==> flow/design.v <==
`timescale 1ns / 1ps
module abs_diff_7(
    input [7:0] x,
    input [7:0] y,
    output [7:0] absdiff
    );
	 assign absdiff = (x>y) ? x-y : y-x;
endmodule
`timescale 1ns / 1ps
module abs_diff_9(
    input [9:0] x,
    input [9:0] y,
    output [9:0] absdiff
    );
	 assign absdiff = (x>y) ? x-y : y-x;
endmodule
`timescale 1ns / 1ps
module abs_val_8
    (input signed [8:0] v,
     output wire [7:0] absv);
     assign absv = (v[8] == 1) ? ((~v)+1) : v;
endmodule
`timescale 1ns / 1ps
module quadrant(
    input signed [8:0] x,
    input signed [8:0] y,
    output [1:0] q
    );
	 wire [1:0] x_p;
	 wire [1:0] x_n;
	 assign x_p = (y >= 0) ? 0 : 3;
	 assign x_n = (y >= 0) ? 1 : 2;
	 assign q = (x >= 0) ? x_p : x_n;
endmodule
`timescale 1ns / 1ps
module polar_to_cartesian
    (input [11:0] r_theta,  
     output reg signed [8:0] x_value,  
     output reg signed [8:0] y_value);
	parameter POS = 9'sb0_0000_0001;
	parameter NEG = 9'sb1_1111_1111;
   parameter ZERO = 9'sb0_0000_0000;
   wire [31:0] rsin_15deg;  
   wire [31:0] rsin_30deg;  
   wire [31:0] rsin_45deg;  
   wire [31:0] rsin_60deg;  
   wire [31:0] rsin_75deg;  
   assign rsin_15deg = (r_theta[7:0]*66) >> 8;  
   assign rsin_30deg = r_theta[7:0] >> 2;  
   assign rsin_45deg = (r_theta[7:0]*181) >> 8;             
   assign rsin_60deg = (r_theta[7:0]*222) >> 8;  
   assign rsin_75deg = (r_theta[7:0]*247) >> 8;
   always @(*) begin
      case (r_theta[11:8])
         4'h1: begin  
            x_value = POS*rsin_75deg[7:0]; 
            y_value = POS*rsin_15deg[7:0];
         end
         4'h2: begin  
            x_value = POS*rsin_60deg[7:0]; 
            y_value = POS*rsin_30deg[7:0];
         end
         4'h3: begin  
            x_value = POS*rsin_45deg[7:0]; 
            y_value = POS*rsin_45deg[7:0];
         end
         4'h4: begin  
            x_value = POS*rsin_30deg[7:0]; 
            y_value = POS*rsin_60deg[7:0];
         end
         4'h5: begin  
            x_value = POS*rsin_15deg[7:0]; 
            y_value = POS*rsin_75deg[7:0];
         end
         4'h6: begin  
            x_value = POS*ZERO; 
            y_value = POS*r_theta[7:0];
         end
         4'h7: begin  
            x_value = NEG*rsin_15deg[7:0]; 
            y_value = POS*rsin_75deg[7:0];
         end
         4'h8: begin  
            x_value = NEG*rsin_30deg[7:0]; 
            y_value = POS*rsin_60deg[7:0];
         end
         4'h9: begin  
            x_value = NEG*rsin_45deg[7:0]; 
            y_value = POS*rsin_45deg[7:0];
         end
         4'hA: begin  
            x_value = NEG*rsin_60deg[7:0]; 
            y_value = POS*rsin_30deg[7:0];
         end
         4'hB: begin  
            x_value = NEG*rsin_75deg[7:0]; 
            y_value = POS*rsin_15deg[7:0];
         end
         4'hC: begin  
            x_value = NEG*r_theta[7:0]; 
            y_value = ZERO;
         end
         default: begin  
            x_value = POS*r_theta[7:0]; 
            y_value = ZERO;
         end
      endcase
   end
endmodule
`timescale 1ns / 1ps
module calc_abs7rtan_00_75_15
    (input [7:0] r,
     output wire [7:0] abs7rtan_15,
     output wire [7:0] abs7rtan_30,
     output wire [7:0] abs7rtan_45,
     output wire [9:0] abs7rtan_60,
     output wire [9:0] abs7rtan_75);
		wire signed [31:0] rtan_15deg;  
		wire signed [31:0] rtan_30deg;  
		wire signed [31:0] rtan_60deg;  
		wire signed [31:0] rtan_75deg;  
		assign rtan_15deg = (r*16'sh0225) >>> 11;
		assign rtan_30deg = (r*16'sh024f) >>> 10;
		assign rtan_60deg = (r*16'sh0DDB) >>> 11;
		assign rtan_75deg = (r*16'sh1DDB) >>> 11;
		assign abs7rtan_15 = rtan_15deg[7:0];
		assign abs7rtan_30 = rtan_30deg[7:0];
		assign abs7rtan_45 = r;
		assign abs7rtan_60 = rtan_60deg[9:0];
		assign abs7rtan_75 = rtan_75deg[9:0];
endmodule
`timescale 1ns / 1ps
module find_min_5_vals_cascading(
    input [7:0] input1,
    input [7:0] input2,
    input [7:0] input3,
    input [7:0] input4,
    input [7:0] input5,
    output [2:0] output_index
    );
	wire comp1_2;
	wire comp2_3;
	wire comp3_4;
	wire comp4_5;
	assign comp1_2 = input1 >= input2;
	assign comp2_3 = input2 >= input3;
	assign comp3_4 = input3 >= input4;
	assign comp4_5 = input4 >= input5;
	wire is1;
	wire is5;
	wire is2;
	wire is4;
	assign is1 = ((!comp1_2) & (!comp2_3) & (!comp3_4) & (!comp4_5));
	assign is5 = (comp1_2 & comp2_3 & comp3_4 & comp4_5);
	assign is2 = ((!is1) & (!is5) & (!comp2_3) & (!comp3_4));
	assign is4 = ((!is1) & (!is5) & (comp2_3) & (comp3_4));
	assign output_index = is1 ? 3'h1 : (is5 ? 3'h5 : (is2 ? 3'h2 : (is4 ? 3'h4 : 3'h3)));
endmodule
`timescale 1ns / 1ps
module calc_r_y_theta(
   input [7:0] y,
   input [7:0] x,  
   input [3:0] theta,
   output reg [7:0] r);
   wire [31:0] r_15deg;  
   wire [31:0] r_30deg;  
   wire [31:0] r_45deg;  
   wire [31:0] r_60deg;  
   wire [31:0] r_75deg;  
   assign r_15deg = (y*989) >> 10;
   assign r_30deg = y >> 9;
   assign r_45deg = (y*362) >> 10;
   assign r_60deg = (y*296) >> 10;
   assign r_75deg = (y*265) >> 10;
   always @(*) begin
      case(theta)
         1: r = r_15deg[7:0];
         2: r = r_30deg[7:0];
         3: r = r_45deg[7:0];
         4: r = r_60deg[7:0];
         5: r = r_75deg[7:0];
         6: r = y;  
         default: r = x;  
      endcase
   end
endmodule
`timescale 1ns / 1ps
module orientation_math
    (input [11:0] r_theta_original,  
     input [11:0] r_theta_final,  
     input clock,
     input enable,
     input reset,
     output reg done,
     output reg [4:0] orientation);
	parameter DEG360 = 5'h18;
	parameter DEG180 = 5'h0C;
	parameter ERROR_FACTOR = 4;
	reg [3:0] state;
	parameter IDLE 			 	= 4'h0;
	parameter SHORTCUT_TEST		= 4'h1;
	parameter SHORTCUT_TEST_2	= 4'h2;
	parameter PTC					= 4'h3;
	parameter DELTAS				= 4'h4;
	parameter ABS_DELTA_QUAD 	= 4'h5;
	parameter DX_TAN				= 4'h6;
	parameter ABS_DIFF			= 4'h7;
	parameter BASE_ANGLE_CALC	= 4'h8;
	parameter CALC_ORIENTATION	= 4'h9;
	parameter REPORT			 	= 4'hF;
	reg [4:0] original_base_angle;
	reg [4:0] shortcut_quadrant_adjust;
	reg signed [8:0] x_original;
	reg signed [8:0] y_original;
	reg signed [8:0] x_final;
	reg signed [8:0] y_final;
	wire signed [8:0] x_original_t;
	wire signed [8:0] y_original_t;
	wire signed [8:0] x_final_t;
	wire signed [8:0] y_final_t;
	polar_to_cartesian ptc_original (.r_theta(r_theta_original),.x_value(x_original_t),.y_value(y_original_t));
	polar_to_cartesian ptc_final (.r_theta(r_theta_final),.x_value(x_final_t),.y_value(y_final_t));
	reg signed [8:0] delta_y;
	reg signed [8:0] delta_x;
	wire [7:0] abs_delta_x_t;
	wire [7:0] abs_delta_y_t;
	reg [7:0] abs_delta_x;
	reg [7:0] abs_delta_y;
	reg [1:0] quadrant;
	wire [1:0] quadrant_t;
	abs_val_8 absx (.v(delta_x),.absv(abs_delta_x_t));
	abs_val_8 absy (.v(delta_y),.absv(abs_delta_y_t));
	quadrant q1 (.x(delta_x),.y(delta_y),.q(quadrant_t));
	reg [7:0] abs_dx_tan15;
	reg [7:0] abs_dx_tan30;
	reg [7:0] abs_dx_tan45;
	reg [9:0] abs_dx_tan60;
	reg [9:0] abs_dx_tan75;
	wire [7:0] abs_dx_tan15_t;
	wire [7:0] abs_dx_tan30_t;
	wire [7:0] abs_dx_tan45_t;
	wire [9:0] abs_dx_tan60_t;
	wire [9:0] abs_dx_tan75_t;
	calc_abs7rtan_00_75_15 abstan(.r(abs_delta_x),.abs7rtan_15(abs_dx_tan15_t),
											 .abs7rtan_30(abs_dx_tan30_t),.abs7rtan_45(abs_dx_tan45_t),
											 .abs7rtan_60(abs_dx_tan60_t),.abs7rtan_75(abs_dx_tan75_t));
	reg [7:0] diff_15;
	reg [7:0] diff_30;
	reg [7:0] diff_45;
	reg [7:0] diff_60;
	reg [7:0] diff_75;
	wire [7:0] diff_15_t;
	wire [7:0] diff_30_t;
	wire [7:0] diff_45_t;
	wire [9:0] diff_60_t;
	wire [9:0] diff_75_t;
	abs_diff_7 abdiff15 (.y(abs_delta_y),.x(abs_dx_tan15),.absdiff(diff_15_t));
	abs_diff_7 abdiff30 (.y(abs_delta_y),.x(abs_dx_tan30),.absdiff(diff_30_t));
	abs_diff_7 abdiff45 (.y(abs_delta_y),.x(abs_dx_tan45),.absdiff(diff_45_t));
	abs_diff_9 abdiff60 (.y({2'b00,abs_delta_y}),.x(abs_dx_tan60),.absdiff(diff_60_t));
	abs_diff_9 abdiff75 (.y({2'b00,abs_delta_y}),.x(abs_dx_tan75),.absdiff(diff_75_t));
	reg [2:0] base_angle;
	wire [2:0] base_angle_t;
	find_min_5_vals_cascading min5( 	.input1(diff_15),.input2(diff_30),
												.input3(diff_45),.input4(diff_60),
												.input5(diff_75),.output_index(base_angle_t));
   always @(posedge clock) begin
      if (reset) begin
         state <= IDLE;
         done <= 0;
			orientation <= 5'h00;
      end
      else begin
         case(state)
				SHORTCUT_TEST: begin
					if (r_theta_original[11:8] == r_theta_final[11:8]) begin
						original_base_angle <= {1'b0,r_theta_original[11:8]};
						shortcut_quadrant_adjust <= (r_theta_final[7:0] >= r_theta_original[7:0]) ? 0 : 12;
						state <= SHORTCUT_TEST_2;
					end
					else begin
						state <= PTC;
					end
				end
				SHORTCUT_TEST_2: begin
					orientation <= original_base_angle + shortcut_quadrant_adjust;
					state <= REPORT;
				end
				PTC: begin
					x_original <= x_original_t;
					y_original <= y_original_t;
					x_final <= x_final_t;
					y_final <= y_final_t;
					state <= DELTAS;
				end
				DELTAS: begin
					delta_x <= x_final - x_original;
					delta_y <= y_final - y_original;
					state <= ABS_DELTA_QUAD;
				end
				ABS_DELTA_QUAD: begin
					abs_delta_x <= abs_delta_x_t;
					abs_delta_y <= abs_delta_y_t;
					quadrant <= quadrant_t;
					state <= DX_TAN;
				end
				DX_TAN: begin
					if (abs_delta_y <= ERROR_FACTOR) begin
						orientation <= 0 + (delta_x < 0 ? 12 : 0);
						state <= REPORT;
					end
					else if (abs_delta_x <= ERROR_FACTOR) begin
						orientation <= 6 + (delta_y < 0 ? 12 : 0);
						state <= REPORT;
					end
					else begin
						abs_dx_tan15 <= abs_dx_tan15_t;
						abs_dx_tan30 <= abs_dx_tan30_t;
						abs_dx_tan45 <= abs_dx_tan45_t;
						abs_dx_tan60 <= abs_dx_tan60_t;
						abs_dx_tan75 <= abs_dx_tan75_t;
						state <= ABS_DIFF;
					end
				end
				ABS_DIFF: begin
					diff_15 <= diff_15_t;
					diff_30 <= diff_30_t;
					diff_45 <= diff_45_t;
					diff_60 <= diff_60_t > 8'hFF ? 8'hFE : diff_60_t[7:0];  
					diff_75 <= diff_75_t > 8'hFF ? 8'hFF : diff_75_t[7:0];
					state <= BASE_ANGLE_CALC;
   			end
				BASE_ANGLE_CALC: begin
					base_angle <= base_angle_t;
					state <= CALC_ORIENTATION;
				end
				CALC_ORIENTATION: begin
					case(quadrant)
						1: orientation <= (DEG180 - base_angle);  
						2: orientation <= (DEG180 + base_angle);  
						3: orientation <= (DEG360 - base_angle);  
						default: orientation <= base_angle;  
					endcase
					state <= REPORT;
				end
				REPORT: begin
					done <= 1;
					state <= IDLE;
					if (orientation >= DEG360) begin
						orientation <= orientation - DEG360;
					end
				end
				default: begin
					if (enable) begin
						state <= SHORTCUT_TEST;
						done <= 0;
					end
				end
			endcase
		end
	end
endmodule
`timescale 1ns / 1ps
module path_math
    (input [11:0] location,  
     input [11:0] target,  
     input [4:0] current_orientation,  
     input clock,
     input enable,
     input reset,
     output reg done,
	  output reg [4:0] needed_orientation,  
     output reg [11:0] move_command);  
	parameter DEG360 = 5'h18;
	parameter DEG180 = 5'h0C;
	reg [3:0] state;
	parameter IDLE 			 			= 4'h0;
	parameter NEEDED_ORIENTATION_1	= 4'h1;
	parameter ONE_CYCLE_DELAY_1		= 4'h2;
	parameter NEEDED_ORIENTATION_2	= 4'h3;
	parameter ONE_CYCLE_DELAY_2		= 4'h4;
	parameter PTC_AND_ANGLE 			= 4'h5;
	parameter DELTAS						= 4'h6;
	parameter ABS_DELTA_QUAD 			= 4'h7;
   parameter ORIENT_BASE_ANGLE		= 4'h8;
	parameter ABS_DY_DIV_SIN			= 4'h9;
	parameter REPORT			 			= 4'hF;
	reg orientation_helper_enable;
   wire [4:0] orientation_t;
	wire orientation_done;
   orientation_math om (.r_theta_original(location),.r_theta_final(target),.orientation(orientation_t),
                        .enable(orientation_helper_enable),.done(orientation_done),.reset(reset),.clock(clock));
   reg [4:0] angle;
	reg signed [8:0] x_location;
	reg signed [8:0] y_location;
	reg signed [8:0] x_target;
	reg signed [8:0] y_target;
	wire signed [8:0] x_location_t;
	wire signed [8:0] y_location_t;
	wire signed [8:0] x_target_t;
	wire signed [8:0] y_target_t;
	polar_to_cartesian ptc_original (.r_theta(location),.x_value(x_location_t),.y_value(y_location_t));
	polar_to_cartesian ptc_final (.r_theta(target),.x_value(x_target_t),.y_value(y_target_t));
	reg signed [8:0] delta_y;
	reg signed [8:0] delta_x;
	wire [7:0] abs_delta_x_t;
	wire [7:0] abs_delta_y_t;
	reg [7:0] abs_delta_x;
	reg [7:0] abs_delta_y;
	reg [1:0] quadrant;
	wire [1:0] quadrant_t;
	abs_val_8 absx (.v(delta_x),.absv(abs_delta_x_t));
	abs_val_8 absy (.v(delta_y),.absv(abs_delta_y_t));
	quadrant q1 (.x(delta_x),.y(delta_y),.q(quadrant_t));
	reg [2:0] base_angle;
	reg [6:0] distance;
   wire [7:0] distance_t;
	calc_r_y_theta calcr (.y(abs_delta_y),.x(abs_delta_x),.theta(base_angle),.r(distance_t));
	always @(posedge clock) begin
      if (reset) begin
         state <= IDLE;
         done <= 0;
			angle <= 0;
         x_location <= 0;
         y_location <= 0;
         x_target <= 0;
         y_target <= 0;
         delta_x <= 0;
         delta_y <= 0;
         abs_delta_x <= 0;
         abs_delta_y <= 0;
         quadrant <= 0;
         base_angle <= 0;
         distance <= 0;
         move_command <= 0;
			orientation_helper_enable <= 0;
			needed_orientation <= 0;
      end
      else begin
         case(state)
				NEEDED_ORIENTATION_1: begin
					orientation_helper_enable <= 1;
					state <= ONE_CYCLE_DELAY_1;
				end
				ONE_CYCLE_DELAY_1: state <= NEEDED_ORIENTATION_2;
				NEEDED_ORIENTATION_2: begin
					orientation_helper_enable <= 0;
					if (orientation_done) begin
						needed_orientation <= orientation_t;
						state <= ONE_CYCLE_DELAY_2;
					end
				end
				ONE_CYCLE_DELAY_2: state <= PTC_AND_ANGLE;
				PTC_AND_ANGLE: begin
               angle <= needed_orientation - current_orientation + ((current_orientation > needed_orientation) ? DEG360 : 0);
					x_location <= x_location_t;
					y_location <= y_location_t;
					x_target <= x_target_t;
					y_target <= y_target_t;
					state <= DELTAS;
				end
				DELTAS: begin
					delta_x <= x_target - x_location;
					delta_y <= y_target - y_location;
					state <= ABS_DELTA_QUAD;
				end
				ABS_DELTA_QUAD: begin
					abs_delta_x <= abs_delta_x_t;
					abs_delta_y <= abs_delta_y_t;
					quadrant <= quadrant_t;
					state <= ORIENT_BASE_ANGLE;
				end
				ORIENT_BASE_ANGLE: begin
               case (quadrant)
                  1: base_angle <= (DEG180 - needed_orientation);
                  2: base_angle <= (needed_orientation - DEG180);
                  3: base_angle <= (DEG360 - needed_orientation);
                  default: base_angle <= needed_orientation[3:0];
               endcase
               state <= ABS_DY_DIV_SIN;
				end
				ABS_DY_DIV_SIN: begin
					distance <= distance_t[6:0];
					state <= REPORT;
				end
				REPORT: begin
					done <= 1;
					state <= IDLE;
					move_command <= {angle,distance};
				end
				default: begin
					if (enable) begin
						state <= NEEDED_ORIENTATION_1;
						done <= 0;
						orientation_helper_enable <= 0;
						needed_orientation <= 0;
					end
				end
			endcase
		end
	end
endmodule
* Tool chain data of path_math *
Tool output for the design above, in the order of the flow.
Line numbers count from 1 in the design file above.
Operators carry their Yosys type and port widths (W data, S select, Z words).
Cell names lack the library's common part.
Not given: -

design
  design top = path_math
  clock input = clock
  library = sky130hd
  library corner = tt_025C_1v80

* After elaboration *
Yosys after proc, flatten, opt, wreduce and memory -nomap, before mapping. Memory bits, and registers merged into a memory's read port (data or address), are not among the register bits. Print and check cells are not counted. Equal cells are merged and count once.

bit counts
  output and inout port bits = 18
  bits of input ports = 32
  register bits after elaboration = 287

operators by class
  $add $sub $neg = 29
  reduce/logical cells = 42
  bitwise gates (word level) = 22
  multipliers = 28
  equal/unequal tests = 60
  multiplexer cells = 49
  magnitude comparators = 22

operators with widths
  kind                     number
  $mul A9 B8 Y9 const A    10
  $mul A8 B8 Y16 const B   5
  $mul A8 B10 Y18 const B  2
  $mul A8 B6 Y14 const B   3
  $pmux W9 S12             2
  $mul A8 B7 Y15 const B   2
  $mul A8 B13 Y21 const B  1
  $mul A8 B12 Y20 const B  1
  $mul A8 B10 Y17 const B  1
  $mul A8 B9 Y17 const B   1
  $mul A9 B6 Y9 const A    2
  $pmux W8 S6              2
  $eq A4 B3 Y1 const B     16
  $eq A4 B4 Y1 const B     16
  $sub A8 B8 Y8            6
  $mux W8                  6
  $pmux W7 S6              1
  $ge A8 B8 Y1             5
  $pmux W4 S10             1
  $ge A9 B1 Y1 const B     4
  $sub A9 B9 Y9            4
  $pmux W4 S9              1
  $eq A4 B2 Y1 const B     8
  $mux W4                  8
  $mux W5                  6
  $reduce_or A9 Y1         3
  $reduce_or A2 Y1         12
  $add A8 B2 Y8 const B    3

Not listed: further kinds 55, cells in them 120.

* Depth *
Depth = most cells in a row (Yosys ltp): at word level without a register or memory, in the mapped netlist without a sequential cell, where the memories' decode and read muxes count.

logic depth
  depth in word-level cells = 12
  ABC_AREA = 1
  depth in mapped cells = 41
  gate-level depth less buffers = 41

* Netlist *
Yosys stat after the flow's synthesis: flattened, memories mapped to cells. It holds for the ABC_AREA given above (unset counts as 0); a run with the other value may have another netlist.

cell types
  cell type  number  area in all (µm²)
  ha_1       783     9.8E+03
  fa_1       363     7266.97
  inv_1      1323    4.97E+03
  edfxtp_1   157     4.71E+03
  nand2_1    955     3.58E+03
  dfxtp_1    134     2.68E+03
  a21oi_1    345     1.73E+03
  nand3_1    297     1.49E+03
  o21ai_0    247     1.24E+03
  xor2_1     139     1.22E+03
  nor2_1     325     1219.92
  nand4_1    76      475.456
  xnor2_1    47      411.645
  nor3_1     56      280.269
  nand3b_1   27      202.694
  clkbuf_1   41      153.898
  o22ai_1    24      150.144
  o21bai_1   19      142.637

Other cell types: 52; their cells: 258.

synthesis totals
  standard cells after synthesis = 5616
  mapped flip-flops = 291
  chip area (Yosys) = 43610.6 µm²

* Timing after synthesis *
Source: OpenSTA report_checks on the synthesized netlist (no wires, ideal clock, input and output delay 20% of the period each), path of least setup slack; recovery checks are left aside. Register names are those of the netlist, which keeps one name where synthesis merged equal registers.

path post-synthesis
  kind = input to register
  start = input port (no name shown)
  end = register om.x_final[8]
  driving pins on the path = 37
  path slack = 2567 ps
  path delay = 7033 ps
  required time = 11745 ps
  arrival = 9178 ps
  launch time at the first pin = 2400 ps
  library setup time = 255 ps
  clock period = 12000 ps
  period reached after synthesis = 9433 ps

"path delay" is the arrival time less input delay plus setup time.
"driving pins on the path" counts driving pins, that of a launching flip-flop among them; a cell with two outputs on the path counts twice.
"period reached after synthesis" is the clock period less the worst setup slack; recovery checks do not enter. This is arithmetic on one report: input and output delays are still those of the set period (20% each).
The rows between start and end are the longest chain of elaborated cells between them; the timing report does not say that the signal goes this way. Where chains are equally long, one stands for them.
Each line given opens the expression or statement behind the cell; cells for indexed reads and writes are added by Yosys, which also makes memories of some case tables.

between the ends, post-synthesis
  cell sequence = fa_1 -> inv_1 -> fa_1 -> inv_1 -> fa_1 -> inv_1 -> fa_1 -> inv_1 -> ha_1 -> nand2_1 -> inv_1 -> nand2_1 -> inv_1 -> nand2_1 -> nand3_1 -> nand2_2 -> nand3_1 -> and2_1 -> ha_1 -> inv_1 -> nand2_1 -> nand2_1 -> fa_1 -> inv_1 -> fa_1 -> fa_1 -> ha_1 -> a21oi_1 -> o21ai_0 -> a21oi_1 -> inv_1 -> nand2_1 -> nand2_1 -> inv_1 -> nand3_1 -> nand3_1 -> nand2_1
  cells in the longest elaborated chain = 3

ends and longest elaborated chain, post-synthesis
  item                RTL line  RTL
  start: declaration  366
  $mul A8 B8 Y16      52        assign rsin_75deg = (r_theta[7:0]*247) >> 8;
  $mul A9 B8 Y9       96        x_value = NEG*rsin_75deg[7:0];
  $pmux W9 S12        54        case (r_theta[11:8])
  end: assignment     292       x_final <= x_final_t;
  end: declaration    215       reg signed [8:0] x_final;

* Worst path after layout *
From the final timing report of entry A: the path of least setup slack in the routed layout; clock arrival at registers is part of the times.
The path's times are printed in steps of 10 ps; the period is the one set.

path after layout
  kind = input to register
  start = input port location[6]
  end = register x_location[7]
  library setup time = 100 ps
  clock period = 7770 ps
  path slack = -390 ps
  required time = 8210 ps
  arrival = 8600 ps
  launch time at the first pin = 1550 ps
  driving pins on the path = 46

The rows between start and end are the longest chain of elaborated cells between them; the timing report does not say that the signal goes this way. Where chains are equally long, one stands for them.

between the ends, after layout
  cell sequence = clkdlybuf4s15_1 -> buf_6 -> ha_4 -> inv_4 -> fa_1 -> inv_1 -> fa_1 -> inv_1 -> fa_1 -> inv_1 -> ha_4 -> a21oi_2 -> nor2_1 -> o21bai_2 -> nand4_1 -> buf_4 -> buf_4 -> buf_4 -> (+10 left out) -> buf_4 -> buf_4 -> buf_4 -> buf_4 -> buf_4 -> buf_4 -> buf_4 -> buf_4 -> buf_4 -> buf_4 -> buf_4 -> buf_4 -> nand3_1 -> nand3_2 -> nor2_2 -> nand3_1 -> nand2_1 -> inv_1
  cells in the longest elaborated chain = 3

ends and longest elaborated chain, after layout
  item                RTL line  RTL
  start: declaration  365       (input [11:0] location,
  $mul A8 B8 Y16      52        assign rsin_75deg = (r_theta[7:0]*247) >> 8;
  $mul A9 B8 Y9       96        x_value = NEG*rsin_75deg[7:0];
  $pmux W9 S12        54        case (r_theta[11:8])
  end: assignment     424       x_location <= 0;
  end: assignment     456       x_location <= x_location_t;
  end: declaration    394       reg signed [8:0] x_location;

Subject: flow runs of path_math

Hi,

Flow measurements of path_math on sky130hd: 6 stored runs with different settings, listed in no order. Input and output delays are each 20% of the period that was set; the output load is 0.01 pF.
"clock period achieved" is the run's clock period less its worst setup slack. It is reckoned from that one timing run; input and output delays stay at 20% of the period that was set.
"worst path time": the worst setup path's part of the clock period (all of it between registers, 20% less for each end at a port) less its slack. A launch clock that arrives late makes it longer, a capture clock that arrives late makes it shorter.
"worst path time" is known to 10 ps.
A setting shown as n/a is not set for that run.
A result given as n/a is not shown for that run.

item                                    entry A            entry B            entry C            entry D            entry E  entry F
ABC_AREA                                1                  n/a                n/a                n/a                1        1
CELL_PAD_IN_SITES_DETAIL_PLACEMENT      2                  1                  n/a                n/a                2        n/a
CORE_UTILIZATION                        28                 44                 40                 40                 46       33
CTS_CLUSTER_DIAMETER                    163                201                n/a                n/a                117      n/a
GPL_TIMING_DRIVEN                       1                  0                  n/a                n/a                0        0
PLACE_DENSITY_LB_ADDON                  0.1                n/a                n/a                n/a                n/a      n/a
SETUP_SLACK_MARGIN                      0.49               n/a                2.6                n/a                3.22     n/a
SLEW_MARGIN                             10                 20                 20                 20                 20       20
period_ns                               7.77               16.6               11.0               13.3               12.0     12.0
CAP_MARGIN                              20                 20                 20                 20                 20       20
CORE_MARGIN                             2                  3                  2                  2                  10       10
CELL_PAD_IN_SITES_GLOBAL_PLACEMENT      n/a                0                  n/a                n/a                3        3
CTS_CLUSTER_SIZE                        n/a                46                 n/a                n/a                16       16
HOLD_SLACK_MARGIN                       n/a                0.09               n/a                n/a                0.06     0.06
MAX_ROUTING_LAYER                       n/a                met5               n/a                n/a                met4     n/a
MIN_ROUTING_LAYER                       n/a                met2               n/a                n/a                n/a      n/a
CORE_ASPECT_RATIO                       n/a                n/a                n/a                n/a                0.64     n/a
TNS_END_PERCENT                         n/a                n/a                n/a                n/a                30       n/a
total negative slack (ps)               -4474              0                  0                  0                  n/a      0
die size (µm²)                          158926.0           96438.2            104594.0           104594.0           n/a      147095.0
standard-cell area after routing (µm²)  55435.7            43331.6            47585.6            44173.6            n/a      47505.6
mapped cell area after synthesis (µm²)  43610.6            40809.1            40809.1            40809.1            n/a      43610.6
utilization in the final report (%)     35.9               47.2               46.9               43.5               n/a      36.1
setup slack of the worst path (ps)      -387               2194               1483               1675               n/a      538
smallest hold slack (ps)                447                481                458                459                n/a      457
worst path time (ps)                    6600               11090              7320               8970               n/a      9060
class of the worst setup path           input to register  input to register  input to register  input to register  n/a      input to register
clock period achieved (ps)              8157               14406              9517               11625              n/a      11462

Entry E: unfinished; error GPL-0301 in placement

Regards
